==> flow/design.v <==
module s_axi_reg #(
    parameter DATA_WIDTH = 32,
    parameter ADDR_WIDTH = 32,
    parameter BRAM_QUANTITY = 6,
    parameter INTERNAL_ADDR_RANGE = 128,
    parameter ADDR_QUANTITY = 4
) (
    output logic [DATA_WIDTH * BRAM_QUANTITY - 1:0] m_bram_o,
    input                           clk,
    input                           areset,
    input  logic [ADDR_WIDTH - 1:0] awaddr_i,
    input  logic                    awvalid_i,
    output logic                    awready_o,
    input  logic [DATA_WIDTH - 1:0] wdata_i,
    input  logic [             3:0] wstrb_i,
    input  logic                    wvalid_i,
    output logic                    wready_o,
    input  logic [ADDR_WIDTH - 1:0] araddr_i,
    input  logic                    arvalid_i,
    output logic                    arready_o,
    output logic [DATA_WIDTH - 1:0] rdata_o,
    output logic                    rvalid_o,
    input  logic                    rready_i,
    output logic [             1:0] bresp_o,
    output logic                    bvalid_o,
    input  logic                    bready_i,
    input  logic [2:0] master_status_i,
    output logic       status_read_o,
    output logic       master_start_o
);
  logic [DATA_WIDTH - 1:0] BRAM[0 : BRAM_QUANTITY - 1];
  generate
    for (genvar j = 0; j < BRAM_QUANTITY; j++) begin : g_bram_o
      assign m_bram_o[j*DATA_WIDTH +: DATA_WIDTH] = BRAM[j];
    end
  endgenerate
  logic [ADDR_WIDTH - 1:0] write_addr;
  logic [ADDR_WIDTH - 1:0] read_addr;
  logic [DATA_WIDTH - 1:0] wdata_ff;
  logic [DATA_WIDTH - 1:0] rdata_ff;
  logic [             3:0] wstrb_ff;
  logic                    has_addr;
  logic                    has_data;
  logic                    awrite_handshake;
  logic                    write_handshake;
  logic                    resp_handshake;
  logic                    aread_handshake;
  logic                    read_handshake;
  logic                    awcorrect;
  logic                    can_write;
  logic [ADDR_WIDTH - 1:0] write_addr_index;
  assign awrite_handshake = awvalid_i && awready_o;
  assign aread_handshake = arvalid_i && arready_o;
  assign write_handshake = wvalid_i && wready_o;
  assign read_handshake = rvalid_o && rready_i;
  assign awcorrect = write_addr < BRAM_QUANTITY - 1;
  assign write_addr_index = write_addr;
  assign can_write = has_addr && has_data && awcorrect;
  assign rdata_o = rdata_ff;
  always_ff @(posedge clk or negedge areset) begin
    if (~areset) begin
      master_start_o <= '0;
    end else begin
      if (resp_handshake && write_addr == 0 && wdata_ff == 1) begin
        master_start_o <= 1;
      end
      if (master_start_o == 1) begin
        master_start_o <= 0;
      end
    end
  end
  always_ff @(posedge clk or negedge areset) begin
    if (~areset) begin
      awready_o <= 1;
    end else begin
      if (awrite_handshake) begin
        awready_o <= 0;
      end
      if (resp_handshake) begin
        awready_o <= 1;
      end
    end
  end
  always_ff @(posedge clk or negedge areset) begin
    if (~areset) begin
      arready_o <= 1;
    end else begin
      if (aread_handshake) begin
        arready_o <= 0;
      end
      if (read_handshake) begin
        arready_o <= 1;
      end
    end
  end
  always_ff @(posedge clk or negedge areset) begin
    if (~areset) begin
      write_addr <= 0;
    end else begin
      if(awrite_handshake) begin
        write_addr <= (awaddr_i[ADDR_QUANTITY * 4:0] >> 2);
      end
    end
  end
  assign read_addr = (araddr_i[ADDR_QUANTITY * 4:0] >> 2);
  always_ff @(posedge clk or negedge areset) begin
    if (~areset) begin
      wready_o <= 1;
    end else begin
      if (write_handshake) begin
        wready_o <= 0;
      end
      if (resp_handshake) begin
        wready_o <= 1;
      end
    end
  end
  always_ff @(posedge clk or negedge areset) begin
    if (~areset) begin
      rvalid_o <= 0;
    end else begin
      if (aread_handshake) begin
        rvalid_o <= 1;
      end
      if (read_handshake) begin
        rvalid_o <= 0;
      end
    end
  end
  always_ff @(posedge clk or negedge areset) begin
    if (~areset) begin
      wdata_ff <= 0;
      wstrb_ff <= 0;
    end else begin
      if (write_handshake) begin
        wdata_ff <= wdata_i;
        wstrb_ff <= wstrb_i;
      end
    end
  end
  generate
    for (genvar i = 0; i < BRAM_QUANTITY; i++) begin : g_bram
      always_ff @(posedge clk or negedge areset) begin
        if (~areset) begin
          BRAM[i] <= 0;
        end else begin
          if (can_write && write_addr_index == i) begin
            if (wstrb_ff[0] == 1) BRAM[i][7:0] <= wdata_ff[7:0];
            if (wstrb_ff[1] == 1) BRAM[i][(8*1)+7:(8*1)] <= wdata_ff[(8*1)+7:(8*1)];
            if (wstrb_ff[2] == 1) BRAM[i][(8*2)+7:(8*2)] <= wdata_ff[(8*2)+7:(8*2)];
            if (wstrb_ff[3] == 1) BRAM[i][(8*3)+7:(8*3)] <= wdata_ff[(8*3)+7:(8*3)];
          end
        end
      end
    end
  endgenerate
  always_ff @(posedge clk or negedge areset) begin
    if (~areset) begin
      rdata_ff <= 0;
    end else begin
      if (aread_handshake) begin
        rdata_ff <= read_addr < BRAM_QUANTITY - 1 ? BRAM[read_addr[2:0]] : DATA_WIDTH'(master_status_i);
      end
    end
  end
  assign status_read_o = aread_handshake && read_addr >= BRAM_QUANTITY - 1 ? 1 : 0;
  assign resp_handshake = bvalid_o && bready_i;
  always_ff @(posedge clk or negedge areset) begin
    if (~areset) begin
      bvalid_o <= 0;
    end else begin
      if (has_addr && has_data) begin
        bvalid_o <= 1;
      end
      if (resp_handshake) begin
        bvalid_o <= 0;
      end
    end
  end
  always_ff @(posedge clk or negedge areset) begin
    if (~areset) begin
      bresp_o <= 0;
    end else begin
      if (has_addr) begin
        bresp_o <= awcorrect ? 0 : 2;
      end
      if (resp_handshake) begin
        bresp_o <= 0;
      end
    end
  end
  always_ff @(posedge clk or negedge areset) begin
    if (~areset) begin
      has_addr <= 0;
    end else begin
      if (awrite_handshake) begin
        has_addr <= 1;
      end
      if (resp_handshake) begin
        has_addr <= 0;
      end
    end
  end
  always_ff @(posedge clk or negedge areset) begin
    if (~areset) begin
      has_data <= 0;
    end else begin
      if (write_handshake) begin
        has_data <= 1;
      end
      if (resp_handshake) begin
        has_data <= 0;
      end
    end
  end
endmodule
module m_axi_reg #(
    parameter DATA_WIDTH = 32,
    parameter ADDR_WIDTH = 32,
    parameter BRAM_QUANTITY = 6,
    parameter AWSIZE = (DATA_WIDTH >> 3)
) (
    input                           clk,
    input                           areset,
    input  logic [DATA_WIDTH * BRAM_QUANTITY - 1:0] bram_i,
    output logic [             3:0] awid_o,
    output logic [             7:0] awlen_o,
    output logic [             2:0] awsize_o,
    output logic [             1:0] awburst_o,
    output logic [ADDR_WIDTH - 1:0] awaddr_o,
    output logic                    awvalid_o,
    input  logic                    awready_i,
    output logic [             3:0] wid_o,
    output logic [DATA_WIDTH - 1:0] wdata_o,
    output logic [             3:0] wstrb_o,
    output logic                    wlast_o,
    output logic                    wvalid_o,
    input  logic                    wready_i,
    input  logic [             3:0] bid_i,
    input  logic [             1:0] bresp_i,
    input  logic                    bvalid_i,
    output logic                    bready_o,
    output logic [             2:0] master_status_o,
    input  logic                    status_read_i,
    input  logic                    master_start_i
);
  logic [DATA_WIDTH - 1:0]             current_burst_cnt;
  logic [DATA_WIDTH - 1:0]             burst_len;
  logic [             3:0] awid_ff;
  localparam ENABLED = 0, ADDR_W_0 = 1, ADDR_W_1 = 2, LENGTH = 3, INCR_STEP = 4, BTYPE = 5, STATUS = 6;
  logic [DATA_WIDTH - 1:0] BRAM [0 : BRAM_QUANTITY - 1];
  generate
    for (genvar j = 0; j < BRAM_QUANTITY; j++) begin : g_bram_i
      assign BRAM[j] = bram_i[j*DATA_WIDTH +: DATA_WIDTH];
    end
  endgenerate
  logic                     awrite_handshake;
  logic                     write_handshake;
  logic                     response_handshake;
  logic                     is_last_burst;
  logic [DATA_WIDTH - 1:0]  counter_ff;
  logic                     start_transaction;
  logic                     making_transaction;
  logic                     burst_processing;
  logic                     finished_transaction;
  logic                     enabled_last;
  assign awrite_handshake = awvalid_o && awready_i;
  assign write_handshake = wvalid_o && wready_i;
  assign response_handshake = bvalid_i && bready_o;
  assign is_last_burst = current_burst_cnt + 1 >= burst_len;
  assign awid_o = awid_ff;
  assign wid_o = awid_ff;
  always_ff @(posedge clk or negedge areset) begin
    if (~areset) begin
      master_status_o <= '0;
    end else begin
      if(status_read_i) begin
        master_status_o <= '0;
      end
      if(response_handshake) begin
        master_status_o <= { 1'b1, bresp_i };
      end
    end
  end
  always_ff @(posedge clk or negedge areset) begin
    if (~areset) begin
      awid_ff <= '0;
    end else begin
      if(finished_transaction) begin
        awid_ff <= awid_ff + 1;
      end
    end
  end
  assign start_transaction = master_start_i;
  always_ff @(posedge clk or negedge areset) begin
    if (~areset) begin
      making_transaction <= '0;
    end else begin
      if(start_transaction) begin
        making_transaction <= 1;
      end
      if(response_handshake) begin
        making_transaction <= 0;
      end
    end
  end
  always_ff @(posedge clk or negedge areset) begin
    if (~areset) begin
      finished_transaction <= '0;
    end else begin
      if(finished_transaction) begin
        finished_transaction <= 0;
      end
      if(response_handshake) begin
        finished_transaction <= 1;
      end
    end
  end
  always_ff @(posedge clk or negedge areset) begin
    if (~areset) begin
      burst_processing <= 0;
    end else begin
      if(awrite_handshake) begin
        burst_processing <= 1;
      end
      if(wlast_o && write_handshake) begin
        burst_processing <= 0;
      end
    end
  end
  always_ff @(posedge clk or negedge areset) begin
    if (~areset) begin
      awvalid_o <= '0;
    end else begin
      if(start_transaction && !making_transaction) begin
        awvalid_o <= 1;
      end
      if(awrite_handshake) begin
        awvalid_o <= 0;
      end
    end
  end
  assign awaddr_o = ADDR_WIDTH'({ BRAM[ADDR_W_1], BRAM[ADDR_W_0] });
  always_ff @(posedge clk or negedge areset) begin
    if (~areset) begin
      wvalid_o <= '0;
    end else begin
      if(burst_processing && !wvalid_o) 
        wvalid_o <= 1;
      if(write_handshake) 
        wvalid_o <= 0;
    end
  end
  always_ff @(posedge clk or negedge areset) begin
    if (~areset) begin
      wdata_o <= '0;
      wstrb_o <= '1;
    end else begin
      if(awrite_handshake) begin
        wdata_o <= counter_ff;
      end
      if(burst_processing && write_handshake) begin
        wdata_o <= counter_ff + BRAM[INCR_STEP];
      end
    end
  end
  always_ff @(posedge clk or negedge areset) begin
    if (~areset) begin
      bready_o <= '0;
    end else begin
      if(awrite_handshake) begin
        bready_o <= 1;
      end
      if(response_handshake) begin
        bready_o <= 0;
      end
    end
  end
  always_ff @(posedge clk or negedge areset) begin
    if (~areset) begin
      awburst_o <= 0;
      awsize_o <= 'b010;
    end else begin
      if(start_transaction)
      begin
        awburst_o <= 2'b01;
        awsize_o <= 3'b010;
      end
    end
  end
  always_ff @(posedge clk or negedge areset) begin
    if (~areset) begin
      awlen_o <= 0;
    end else begin
      if(start_transaction) begin
        awlen_o <= 8'((BRAM[LENGTH] / AWSIZE) - 1);
      end
    end
  end
  assign wlast_o = is_last_burst;
  assign burst_len = DATA_WIDTH'(awlen_o) + 1;
  always_ff @(posedge clk or negedge areset) begin
    if (~areset) begin
      current_burst_cnt <= 0;
    end else begin
      if(start_transaction && !making_transaction) begin
        current_burst_cnt <= 0;
      end
      if(burst_processing && write_handshake) begin
        if(is_last_burst) 
          current_burst_cnt <= 0;
        else 
          current_burst_cnt <= current_burst_cnt + 1;
      end
    end
  end
  always_ff @(posedge clk or negedge areset) begin
    if (~areset) begin
      counter_ff <= '0;
    end else begin
      if(burst_processing && write_handshake) begin
        counter_ff <= counter_ff + BRAM[INCR_STEP];
      end
      if(finished_transaction) begin
        counter_ff <= '0;
      end
    end
  end
endmodule
module master_top#(
    parameter DATA_WIDTH = 32,
    parameter ADDR_WIDTH = 32,
    parameter BRAM_QUANTITY = 6,
    parameter INTERNAL_ADDR_RANGE = 128
)(
    input                           clk,
    input                           areset,
    input  logic [             3:0] awid_i,
    input  logic [ADDR_WIDTH - 1:0] awaddr_i,
    input  logic                    awvalid_i,
    output logic                    awready_o,
    input  logic [             3:0] wid_i,
    input  logic [DATA_WIDTH - 1:0] wdata_i,
    input  logic [             3:0] wstrb_i,
    input  logic                    wlast_i,
    input  logic                    wvalid_i,
    output logic                    wready_o,
    input  logic [             3:0] arid_i,
    input  logic [ADDR_WIDTH - 1:0] araddr_i,
    input  logic                    arvalid_i,
    output logic                    arready_o,
    output logic [             3:0] rid_o,
    output logic [DATA_WIDTH - 1:0] rdata_o,
    output logic                    rlast_o,
    output logic                    rvalid_o,
    input  logic                    rready_i,
    output logic [             3:0] bid_o,
    output logic [             1:0] bresp_o,
    output logic                    bvalid_o,
    input  logic                    bready_i,
    output logic [             3:0] m_awid_o,
    output logic [             7:0] m_awlen_o,
    output logic [             2:0] m_awsize_o,
    output logic [             1:0] m_awburst_o,
    output logic [ADDR_WIDTH - 1:0] m_awaddr_o,
    output logic                    m_awvalid_o,
    input  logic                    m_awready_i,
    output logic [             3:0] m_wid_o,
    output logic [DATA_WIDTH - 1:0] m_wdata_o,
    output logic [             3:0] m_wstrb_o,
    output logic                    m_wlast_o,
    output logic                    m_wvalid_o,
    input  logic                    m_wready_i,
    input  logic [             3:0] m_bid_i,
    input  logic [             1:0] m_bresp_i,
    input  logic                    m_bvalid_i,
    output logic                    m_bready_o
);
wire [DATA_WIDTH * BRAM_QUANTITY - 1:0] m_bram;
assign rid_o   = 4'd0;
assign bid_o   = 4'd0;
assign rlast_o = 1'b1;
wire [             2:0] master_status;
wire                    master_start;
wire                    status_read;
s_axi_reg #(
    .DATA_WIDTH (DATA_WIDTH),
    .ADDR_WIDTH (ADDR_WIDTH),
    .BRAM_QUANTITY (BRAM_QUANTITY),
    .INTERNAL_ADDR_RANGE (INTERNAL_ADDR_RANGE)
) axi_slave_0
(
    .clk            (clk),
    .areset         (areset),
    .m_bram_o       (m_bram),
    .awaddr_i       (awaddr_i),
    .awvalid_i      (awvalid_i),
    .awready_o      (awready_o),
    .wdata_i        (wdata_i),
    .wstrb_i        (wstrb_i),
    .wvalid_i       (wvalid_i),
    .wready_o       (wready_o),
    .bresp_o        (bresp_o),
    .bvalid_o       (bvalid_o),
    .araddr_i       (araddr_i),
    .arvalid_i      (arvalid_i),
    .rready_i       (rready_i),
    .bready_i       (bready_i),
    .arready_o      (arready_o),
    .rvalid_o       (rvalid_o),
    .rdata_o        (rdata_o),
    .master_status_i(master_status),
    .status_read_o  (status_read),
    .master_start_o (master_start)
);
m_axi_reg #(
    .DATA_WIDTH (DATA_WIDTH),
    .ADDR_WIDTH (ADDR_WIDTH),
    .BRAM_QUANTITY (BRAM_QUANTITY)
) axi_master_0
(
    .clk            (clk),
    .areset         (areset),
    .bram_i         (m_bram),
    .awid_o         (m_awid_o),
    .awlen_o        (m_awlen_o),
    .awsize_o       (m_awsize_o),
    .awburst_o      (m_awburst_o),
    .awaddr_o       (m_awaddr_o),
    .awvalid_o      (m_awvalid_o),
    .awready_i      (m_awready_i),
    .wid_o          (m_wid_o),
    .wdata_o        (m_wdata_o),
    .wstrb_o        (m_wstrb_o),
    .wlast_o        (m_wlast_o),
    .wvalid_o       (m_wvalid_o),
    .wready_i       (m_wready_i),
    .bid_i          (m_bid_i),
    .bresp_i        (m_bresp_i),
    .bvalid_i       (m_bvalid_i),
    .bready_o       (m_bready_o),
    .master_status_o(master_status),
    .status_read_i  (status_read),
    .master_start_i (master_start)
);
endmodule
Step by step through the tools: master_top:

The steps from the RTL of master_top to its reports follow in flow order.
Lines are those of the file above, counted from 1.
Operators carry their Yosys type and port widths (W data, S select, Z words).
Library cell names are shortened.
Not given: --

* design top: master_top
* clock port: clk
* cell library: sky130hd
* corner: tt_025C_1v80

Word-level counts:

Counts by Yosys on the flattened word-level netlist (proc, flatten, opt, wreduce). Print and check cells are left out. Cells with the same type and inputs are merged into one.

* register bits after elaboration: 403
* bits in latches: 0
* RAM bits: 0
* memory bits (read-only): 0
* clocked read ports x word width: 0
* memories kept: 0
* bits of input ports: 129
* word-level cells: 176

* add/sub/neg operators: 5
* $mul: 0
* div/mod/pow operators: 0
* order comparisons: 4
* eq/ne operators: 11
* shift operators: 0
* multiplexer cells: 41
* bitwise operators: 0
* reduce/logical cells: 65

Operators with widths (number)
* $mux W32: 8
* $pmux W32 S6: 1
* $reduce_and A2 Y1: 24
* $add A32 B1 Y32 const B: 1
* $eq A32 B1 Y1 const B: 1
* $add A32 B32 Y32: 1
* $ge A32 B9 Y1: 1
* $logic_not A32 Y1: 1
* $eq A15 B2 Y1 const B: 2
* $lt A15 B3 Y1 const B: 2
* $eq A15 B3 Y1 const B: 2
* $reduce_bool A2 Y1: 14
* $mux W1: 27
* $logic_and A1 B1 Y1: 23
* $eq A15 B1 Y1 const B: 1
* $ge A15 B3 Y1 const B: 1
* $add A8 B1 Y9 const B: 1
* $sub A8 B1 Y8 const B: 1
* $eq A3 B2 Y1 const B: 2
* $eq A3 B3 Y1 const B: 2
* $mux W3: 2
* $mux W2: 3
* $add A4 B1 Y4 const B: 1
* $eq A3 B1 Y1 const B: 1
* $logic_not A3 Y1: 1
* $logic_not A1 Y1: 2

Depth:

Depth = most cells in a row (Yosys ltp): at word level without a register or memory, in the mapped netlist without a sequential cell, where the memories' decode and read muxes count.

* depth in word-level cells: 5
* ABC_AREA: 0
* depth in mapped cells: 13
* gate-level depth less buffers: 12

Netlist:

Yosys stat after the flow's synthesis: flattened, memories mapped to cells. It holds for the ABC_AREA given above (unset counts as 0); a run with the other value may have another netlist.
Totals and module areas in this step are rounded.

* cell count: 1743
* synthesis area: 19000 sq um
* sequential part of the area: 10000 sq um
* flip-flop cells: 402
* buffers: 132

Cells by type
* dfrtp_1: number 399, total area 9.98E+03 sq um
* mux2_2: number 216, total area 2.43E+03 sq um
* a21oi_1: number 130, total area 650.624 sq um
* mux2i_1: number 64, total area 640.614 sq um
* nand2_1: number 159, total area 596.822 sq um
* ha_1: number 44, total area 550.528 sq um
* o21ai_0: number 94, total area 470.451 sq um
* clkbuf_1: number 101, total area 379.114 sq um
* nor2_1: number 83, total area 311.549 sq um
* xnor2_1: number 33, total area 289.027 sq um
* and3_1: number 34, total area 212.704 sq um
* xor2_1: number 23, total area 201.443 sq um
* a22o_1: number 22, total area 192.685 sq um
* buf_4: number 23, total area 172.666 sq um
* a211oi_1: number 21, total area 157.651 sq um
* o221ai_1: number 18, total area 157.651 sq um
* a21o_1: number 19, total area 142.637 sq um
* o31ai_1: number 19, total area 142.637 sq um

Not listed: further types 57, cells in them 241.
By module: a second synthesis without flattening, with its own total; a netlist apart from the flattened one above.

* cells (unflattened synthesis): 1782
* area total of the unflattened synthesis: 20000 sq um

Each row is one instance without its submodules.

Modules
* s_axi_reg: instances 1, cells 943, area 12000 sq um
* m_axi_reg: instances 1, cells 828, area 7500 sq um
* master_top: instances 1, cells 11, area 75 sq um

Path before layout:

OpenSTA on the mapped netlist: ideal clock, no wires. The path of least setup slack (recovery checks aside). Input and output delay are each 20% of the period. Register names are those of the netlist, which keeps one name where synthesis merged equal registers.

* kind: register to output
* start point: register axi_master_0.current_burst_cnt[2]
* end point: output m_wlast_o
* period: 8.0 ns
* external output delay: 1.600 ns
* time at the first pin: 0.000 ns
* arrival time: 2.672 ns
* required time: 6.400 ns
* path slack: 3.728 ns
* delay of the path: 2.672 ns
* stages on the path: 13
* buffers on the path: 1
* period reached after synthesis: 4.272 ns

"delay of the path" is the arrival time less input delay plus setup time.
A path that ends at an output port has no setup time.
"stages on the path": output pins that drive a net of the path, with the launching flip-flop's if there is one; two outputs of one cell count as two.
"period reached after synthesis" is the clock period less the worst setup slack; recovery checks do not enter. This is arithmetic on one report: input and output delays are still those of the set period (20% each).
The rows between start and end are the longest chain of elaborated cells between them; the timing report does not say that the signal goes this way. Where chains are equally long, one stands for them.
Each line given opens the expression or statement behind the cell; cells for indexed reads and writes are added by Yosys, which also makes memories of some case tables.
At most two assigning lines are given for a register; there are more.

* cells stage by stage: dfrtp_1 and3_2 and3_1 clkbuf_1 nand2_1 xnor2_1 ha_1 a21o_1 a21oi_1 o2111ai_1 nor4_1 o211ai_1 or3_1
* cells in the longest elaborated chain: 2
* elaborated cells on any way between the ends: 2

RTL lines, path post-synthesis
* from (decl): RTL line 247 `logic [DATA_WIDTH - 1:0]             current_burst_cnt;`
* from (assign): RTL line 404 `current_burst_cnt <= 0;`
* from (assign): RTL line 413 `current_burst_cnt <= current_burst_cnt + 1;`
* $add A32 B1 Y32: RTL line 270 `assign is_last_burst = current_burst_cnt + 1 >= burst_len;`
* $ge A32 B9 Y1: RTL line 270
* to (decl): RTL line 471 `output logic                    m_wlast_o,`

Timing after layout:

From the final timing report of run 1: the path of least setup slack in the routed layout; clock arrival at registers is part of the times.

* kind: register to output
* start point: register axi_master_0.current_burst_cnt[2]
* end point: output m_wlast_o
* period: 9.37 ns
* external output delay: 1.87 ns
* time at the first pin: 0.57 ns
* arrival time: 4.16 ns
* required time: 7.50 ns
* path slack: 3.33 ns
* stages on the path: 13
* buffers on the path: 1

The rows between start and end are the longest chain of elaborated cells between them; the timing report does not say that the signal goes this way. Where chains are equally long, one stands for them.
At most two assigning lines are given for a register; there are more.

* cells stage by stage: dfrtp_1 and3_2 and3_1 nand2_1 xnor2_1 ha_1 a21o_1 a21oi_1 o2111ai_1 nor4_1 o211ai_1 or3_1 clkdlybuf4s50_1
* cells in the longest elaborated chain: 2
* elaborated cells on any way between the ends: 2

RTL lines, path post-layout
* from (decl): RTL line 247 `logic [DATA_WIDTH - 1:0]             current_burst_cnt;`
* from (assign): RTL line 404 `current_burst_cnt <= 0;`
* from (assign): RTL line 413 `current_burst_cnt <= current_burst_cnt + 1;`
* $add A32 B1 Y32: RTL line 270 `assign is_last_burst = current_burst_cnt + 1 >= burst_len;`
* $ge A32 B9 Y1: RTL line 270
* to (decl): RTL line 471 `output logic                    m_wlast_o,`

Memo
Re: implementation data of master_top

Top module master_top; platform sky130hd; tools Yosys and OpenROAD; 2 stored runs in no particular order. Input and output delays are each 20% of the period that was set; the output load is 0.01 pF.
By "period reached" is meant the clock period of the run minus its worst setup slack. This is arithmetic on one report: input and output delays are still those of the set period (20% each).
"critical path time" = time allowed to the worst setup path (clock period - input delay - output delay, where it has them) - its slack; a late launch clock adds to it, a late capture clock takes from it.
"power consumption" is the tool's figure for a default switching activity; nothing was simulated.
Results are given in rounded form.

### Run 1

==> flow/run.sh <==
#!/bin/bash
# the make line also repeats the synthesis and layout settings of config.mk as NAME=value (left out here)
make -C /OpenROAD-flow-scripts/flow DESIGN_CONFIG=/design/flow/config.mk WORK_HOME=/design/flow/orfs CLKGATE_MAP_FILE= finish
==> flow/config.mk <==
export PLATFORM = sky130hd
export DESIGN_NAME = master_top
export DESIGN_NICKNAME = master_top
export VERILOG_FILES = /design/flow/design.v
export SDC_FILE = /design/flow/constraint.sdc
export NUM_CORES = 4
export LEC_CHECK = 0
export CAP_MARGIN = 20
export CORE_MARGIN = 2
export CORE_UTILIZATION = 40
export PLACE_DENSITY = 0.6
export SLEW_MARGIN = 20
==> flow/constraint.sdc <==
create_clock -name core_clock -period 9.37 [get_ports {clk}]
set_input_delay 1.8740 -clock core_clock [delete_from_list [all_inputs] [get_ports {clk}]]
set_output_delay 1.8740 -clock core_clock [all_outputs]
set_load 0.01 [all_outputs]

Results of run 1:
- Yosys chip area after synthesis: 19000 sq um
- Die footprint: 50000 sq um
- Standard-cell area after routing: 23000 sq um
- Utilization after layout: 49%
- Worst setup slack after layout: 3.3 ns
- Total negative slack: 0.000 ns
- Power consumption: 0.0045 W
- Period reached: 6.038 ns
- Critical path time: 4.16 ns
- Kind of the worst setup path: register to output

### Run 2

==> flow/run.sh <==
#!/bin/bash
# the make line also repeats the synthesis and layout settings of config.mk as NAME=value (left out here)
make -C /OpenROAD-flow-scripts/flow DESIGN_CONFIG=/design/flow/config.mk WORK_HOME=/design/flow/orfs CLKGATE_MAP_FILE= finish
==> flow/config.mk <==
export PLATFORM = sky130hd
export DESIGN_NAME = master_top
export DESIGN_NICKNAME = master_top
export VERILOG_FILES = /design/flow/design.v
export SDC_FILE = /design/flow/constraint.sdc
export NUM_CORES = 4
export LEC_CHECK = 0
export ABC_AREA = 0
export CAP_MARGIN = 20
export CORE_MARGIN = 2
export CORE_UTILIZATION = 47
export CTS_CLUSTER_DIAMETER = 395
export CTS_CLUSTER_SIZE = 33
export PLACE_DENSITY_LB_ADDON = 0.27
export SLEW_MARGIN = 20
==> flow/constraint.sdc <==
create_clock -name core_clock -period 4.19 [get_ports {clk}]
set_input_delay 0.8380 -clock core_clock [delete_from_list [all_inputs] [get_ports {clk}]]
set_output_delay 0.8380 -clock core_clock [all_outputs]
set_load 0.01 [all_outputs]

Results of run 2:
- Yosys chip area after synthesis: 19000 sq um
- Die footprint: 43000 sq um
- Standard-cell area after routing: 23000 sq um
- Utilization after layout: 55%
- Worst setup slack after layout: -0.001 ns
- Total negative slack: -0.001 ns
- Power consumption: 0.0081 W
- Period reached: 4.191 ns
- Critical path time: 3.35 ns
- Kind of the worst setup path: register to output
